==> flow/design.v <==
module multiplier  #(parameter width = 16)
   ( input    signed  [width-1 : 0] multiplicand,
     input    signed  [width-1 : 0] multiplier,   
     output   signed  [2 * width - 1 : 0] product
   ) ;
   assign  product = multiplicand * multiplier ;
endmodule
module  adder  #(parameter width = 32)  
		( input   signed [width-1 : 0] a ,
		  input   signed [width-1 : 0] b , 
		  output  signed [width-1 : 0] sum
		) ;
    assign   sum = a + b ;
endmodule
module accumulator #(parameter width = 32) 
	(input    clk,
     	 input    ena,
         input    reset,
         input	  signed [width - 1 : 0] acc_in,
   	 output   reg signed [width - 1 : 0] acc_out
	) ;
   always @(posedge clk) begin
      if (reset)  acc_out <= 0 ;
      else if (ena) acc_out <= acc_in ;
   end
endmodule
module mac_demo(input    clk, 
           input    reset, 
           input    ena,
   	   input    signed [16-1 : 0] k,
           input    signed [16-1 : 0] x,   
           output   signed [2 * 16 - 1 : 0] acc_out
          ) ;
           wire     signed [2 * 16 - 1 : 0] p ;
           wire     signed [2 * 16 - 1 : 0] acc_in ;
   multiplier  #(.width(16)) mult_0(.multiplicand(k),
                                          .multiplier(x),
                       			  .product(p)
                			  ) ;
   adder     #(.width(2*16)) add_0(.a(p),
                			 .b(acc_out),
                			 .sum(acc_in)
               				) ;
   accumulator  #(.width(2*16))  acc_0(.clk(clk),
                   			     .reset(reset),
                   			     .ena(ena),
                   			     .acc_in(acc_in),
                   			     .acc_out(acc_out)
                   			) ;
endmodule
Memo
Re: synthesis data of mac_demo

======== Tool chain data of mac_demo ========
Each step is given for the RTL above and for the edited RTL.
"original" refers to lines of the RTL above, "edited" to lines of the edited file.
"change": "edited" minus "original" as printed here.
Operators: Yosys type, input widths -> output width; for muxes data width and select width s.
Library cell names are shortened.
The mark n/a stands for no value.
set-up
  design top .............................. mac_demo
  clock ................................... clk
  cell library ............................ sky130hd
  corner .................................. tt_025C_1v80

======== Edit of the RTL ========
Unified diff, file above to edited file.
The edit is scripted: it alters the design's behaviour and was not made to optimise anything.
begin of diff
@@ -30,6 +30,10 @@
    	   input    signed [16-1 : 0] k,
            input    signed [16-1 : 0] x,   
-           output   signed [2 * 16 - 1 : 0] acc_out
+           output   signed [2 * 16 - 1 : 0] acc_out_pin
           ) ;
+           wire signed [2 * 16 - 1 : 0] acc_out;
+           reg signed [2 * 16 - 1 : 0] acc_out_ff;
+           always @(posedge clk) acc_out_ff <= acc_out;
+           assign acc_out_pin = acc_out_ff;
            wire     signed [2 * 16 - 1 : 0] p ;
            wire     signed [2 * 16 - 1 : 0] acc_in ;
end of diff

======== Word level ========
Source: Yosys, flattened and elaborated, memories not mapped. Widths are those after wreduce; folded enables and synchronous resets count as part of the registers. Registers that Yosys merges into a memory's read port (data or address) are not register bits. Print and check cells do not count. Equal cells are merged and count once.
word-level totals
  what                         original  edited  change
  flip-flop bits (word level)  32        64      +32
  output and inout bits        32        32      0
operators by class
  what                   original  edited  change
  add/sub/neg operators  1         1       0
  $mul                   1         1       0
Operator kinds equal on both sides are left out: 2.

======== Longest topological paths ========
Yosys ltp: most cells in a row. Word level: on the elaborated netlist, between registers, memories and ports. Mapped: between sequential cells and ports; inverters and the memories' decode and read muxes count.
depth
  what                          original  edited  change
  depth in word-level cells     2         2       0
  ABC_AREA                      0         0       n/a
  mapped depth                  25        24      -1
  depth with buffers taken out  23        23      0

======== After synthesis ========
Source: synth_stat.txt of the flow (Yosys; design flattened, memories mapped). It holds for the ABC_AREA given above (unset counts as 0); a run with the other value may have another netlist.
cells by type
  cell      original  edited  change
  dfxtp_1   32        64      +32
  nand2b_1  5         15      +10
  nand2_1   145       136     -9
  o21bai_1  7         0       -7
  nor3b_1   0         6       +6
  nor2_1    46        50      +4
  mux2i_1   8         12      +4
  a21oi_1   27        24      -3
  xor2_1    12        9       -3
  nand3_1   8         5       -3
  a31oi_1   3         6       +3
  buf_1     3         0       -3
  nor4bb_1  0         3       +3
  o311ai_0  0         3       +3
  and2_1    122       120     -2
  clkbuf_1  39        41      +2
  xnor2_1   20        22      +2
  o21a_1    5         3       -2
Cell types equal on both sides are left out: 11.
The list need not be complete.
mapped netlist
  what                    original  edited     change
  cells in the netlist    1305      1341       +36
  synthesis area (sq mm)  0.012034  0.0127735  +0.0007395
  mapped flip-flops       32        64         +32
  buffers                 42        45         +3
The figures by module come from a second, unflattened synthesis with its own total; it is not the netlist above.
unflattened totals
  what                                  original  edited     change
  cells (unflattened synthesis)         1397      1449       +52
  area (unflattened synthesis) (sq mm)  0.012532  0.0132827  +0.0007507
Rows give one instance, submodules left out.
modules, original
  module                   times used  cells  area (sq mm)  sequential area (sq mm)
  multiplier #(width=16)   1           1073   0.0097669     0
  adder #(width=32)        1           221    0.0016015     0
  accumulator #(width=32)  1           103    0.0011636     0.0006406
  mac_demo                 1           0      0             0
modules, edited
  module                   times used  cells  area (sq mm)  sequential area (sq mm)
  multiplier #(width=16)   1           1093   0.009877      0
  adder #(width=32)        1           221    0.0016015     0
  accumulator #(width=32)  1           103    0.0011636     0.0006406
  mac_demo                 1           32     0.0006406     0.0006406

======== Path before layout ========
OpenSTA on the mapped netlist: ideal clock, no wires. The path of least setup slack (recovery checks aside). Input and output delay are each 20% of the period. Register names are those of the netlist, which keeps one name where synthesis merged equal registers.
path after synthesis
  what                           original                    edited                      change
  path kind                      input -> register           input -> register           n/a
  start                          input k[15]                 input x[3]                  n/a
  end                            register acc_0.acc_out[31]  register acc_0.acc_out[24]  n/a
  clock period (ps)              7000                        7000                        0
  library setup time (ps)        91                          127                         +36
  time at the first pin (ps)     1400                        1400                        0
  data arrival time (ps)         7000                        6956                        -44
  data required time (ps)        6909                        6873                        -36
  slack (ps)                     -91                         -83                         +8
  delay of the path (ps)         5691                        5683                        -8
  stages on the path             23                          20                          -3
  synthesis period reached (ps)  7091                        7083                        -8
"delay of the path" is the arrival time less input delay plus setup time.
"stages on the path" counts driving pins, that of a launching flip-flop among them; a cell with two outputs on the path counts twice.
"synthesis period reached" is the clock period less the worst setup slack; recovery checks do not enter. This is arithmetic on one report: input and output delays are still those of the set period (20% each).
Between the ends stands the longest chain of elaborated cells between them, by number of cells; it is not shown to be the way that was timed. Of several equally long chains one is given.
A line is the first line of the expression or statement that the cell stems from. Yosys adds cells for indexed reads and writes and turns some case tables into memories.
between the ends, after synthesis, original
  cell sequence ........................... clkbuf_1 -> nand2_1 -> inv_1 -> fa_1 -> inv_1 -> fa_1 -> inv_1 -> fa_1 -> fa_1 -> fa_1 -> inv_1 -> fa_1 -> inv_1 -> ha_1 -> clkbuf_1 -> a21o_1 -> a21oi_1 -> o21bai_1 -> a41o_1 -> nand4_1 -> a21oi_1 -> or3_1 -> a311oi_1
  length of the longest elaborated chain .. 2
  elaborated cells between the ends (all ways) .. 2
  source lines of those cells ............. 2
ends and longest elaborated chain, after synthesis, original
  what                line  text
  start: declaration  30    input signed [16-1 : 0] k,
  $mul 16x16->32      6
  $add 32x32->32      13    assign   sum = a + b ;
  end: assignment     23    if (reset)  acc_out <= 0 ;
  end: assignment     24    else if (ena) acc_out <= acc_in ;
  end: declaration    20    output reg signed [width - 1 : 0] acc_out
between the ends, after synthesis, edited
  cell sequence ........................... clkbuf_1 -> and2_1 -> fa_1 -> inv_1 -> fa_1 -> inv_1 -> fa_1 -> fa_1 -> fa_1 -> inv_1 -> fa_1 -> inv_1 -> ha_1 -> nand2_1 -> nor2_1 -> a221o_1 -> a211oi_4 -> o21bai_2 -> nor4bb_1 -> or3_1
  length of the longest elaborated chain .. 2
  elaborated cells between the ends (all ways) .. 2
  source lines of those cells ............. 2
ends and longest elaborated chain, after synthesis, edited
  what                line  text
  start: declaration  31    input    signed [16-1 : 0] x,
  $mul 16x16->32      6
  $add 32x32->32      13    assign   sum = a + b ;
  end: assignment     23    if (reset)  acc_out <= 0 ;
  end: assignment     24    else if (ena) acc_out <= acc_in ;
  end: declaration    20    output reg signed [width - 1 : 0] acc_out

======== Path in the finished layout ========
Path of least setup slack in the final report of the runs of set A (OpenROAD, finished layout, wires in). Where an end is a register, its clock arrival counts in the times.
The path's times are printed in steps of 10 ps; the period is the one set.
path post-layout
  what                        original                    edited                      change
  path kind                   input -> register           input -> register           n/a
  start                       input x[2]                  input k[2]                  n/a
  end                         register acc_0.acc_out[31]  register acc_0.acc_out[24]  n/a
  clock period (ps)           6890                        6890                        0
  library setup time (ps)     90                          120                         +30
  time at the first pin (ps)  1380                        1380                        0
  data arrival time (ps)      7010                        6980                        -30
  data required time (ps)     7080                        7110                        +30
  slack (ps)                  70                          130                         +60
  stages on the path          23                          20                          -3
Between the ends stands the longest chain of elaborated cells between them, by number of cells; it is not shown to be the way that was timed. Of several equally long chains one is given.
between the ends, post-layout, original
  cell sequence ........................... buf_2 -> buf_6 -> and2_4 -> buf_4 -> fa_2 -> inv_2 -> fa_1 -> inv_2 -> fa_1 -> fa_1 -> fa_1 -> inv_2 -> fa_1 -> inv_2 -> ha_4 -> a21o_1 -> a21oi_2 -> o21bai_1 -> a41o_1 -> nand4_1 -> a21oi_2 -> or3_1 -> a311oi_2
  length of the longest elaborated chain .. 2
  elaborated cells between the ends (all ways) .. 2
  source lines of those cells ............. 2
ends and longest elaborated chain, post-layout, original
  what                line  text
  start: declaration  31    input    signed [16-1 : 0] x,
  $mul 16x16->32      6
  $add 32x32->32      13    assign   sum = a + b ;
  end: assignment     23    if (reset)  acc_out <= 0 ;
  end: assignment     24    else if (ena) acc_out <= acc_in ;
  end: declaration    20    output reg signed [width - 1 : 0] acc_out
between the ends, post-layout, edited
  cell sequence ........................... clkdlybuf4s15_1 -> buf_12 -> and2_4 -> fa_1 -> fa_1 -> fa_1 -> fa_1 -> fa_1 -> inv_2 -> fa_1 -> inv_2 -> ha_4 -> a21oi_2 -> nand2b_4 -> inv_1 -> a221o_1 -> a211oi_4 -> o21bai_2 -> nor4bb_2 -> or3_1
  length of the longest elaborated chain .. 2
  elaborated cells between the ends (all ways) .. 2
  source lines of those cells ............. 2
ends and longest elaborated chain, post-layout, edited
  what                line  text
  start: declaration  30    input signed [16-1 : 0] k,
  $mul 16x16->32      6
  $add 32x32->32      13    assign   sum = a + b ;
  end: assignment     23    if (reset)  acc_out <= 0 ;
  end: assignment     24    else if (ena) acc_out <= acc_in ;
  end: declaration    20    output reg signed [width - 1 : 0] acc_out

======== Layout results ========
Both versions went through the flow (Yosys, OpenROAD) with the same settings in each pair. Constraints: input delay and output delay 20% of the set period each, output load 0.01 pF.
flow settings, set A
  CORE_UTILIZATION ........................ 40
  period_ns ............................... 6.89
  CAP_MARGIN .............................. 20
  CORE_MARGIN ............................. 2
  SLEW_MARGIN ............................. 20
results, set A
  what                                   original   edited     change
  chip area in the Yosys report (sq mm)  0.012034   0.0127735  +0.0007395
  die outline area (sq mm)               0.0314885  0.0333793  +0.0018908
  std-cell area (final layout) (sq mm)   0.0149606  0.0163619  +0.0014013
  final design utilization (%)           50.5       52.0       +1.5
  setup slack of the worst path (ps)     72         128        +56
  summed negative setup slack (ps)       0          0          0
  post-route worst hold slack (ps)       505        372        -133
  clock period achieved (ps)             6818       6762       -56
flow settings, set B
  CAP_MARGIN .............................. 30
  CELL_PAD_IN_SITES_DETAIL_PLACEMENT ...... 1
  CELL_PAD_IN_SITES_GLOBAL_PLACEMENT ...... 3
  CORE_MARGIN ............................. 7
  CORE_UTILIZATION ........................ 31
  GPL_ROUTABILITY_DRIVEN .................. 1
  MAX_ROUTING_LAYER ....................... met5
  PLACE_DENSITY ........................... 0.57
  SETUP_SLACK_MARGIN ...................... -0.02
  SLEW_MARGIN ............................. 10
  TNS_END_PERCENT ......................... 55
  period_ns ............................... 4.13
results, set B
  what                                   original   edited     change
  chip area in the Yosys report (sq mm)  0.012034   0.0127735  +0.0007395
  die outline area (sq mm)               0.0445316  0.0470847  +0.0025531
  std-cell area (final layout) (sq mm)   0.0162256  0.0179885  +0.0017629
  final design utilization (%)           42.2       44.2       +2.0
  setup slack of the worst path (ps)     -2052      -2090      -38
  summed negative setup slack (ps)       -42437     -39893     +2544
  post-route worst hold slack (ps)       599        416        -183
  clock period achieved (ps)             6182       6220       +38
By "clock period achieved" is meant the clock period of the run minus its worst setup slack. This is arithmetic on one report: input and output delays are still those of the set period (20% each).
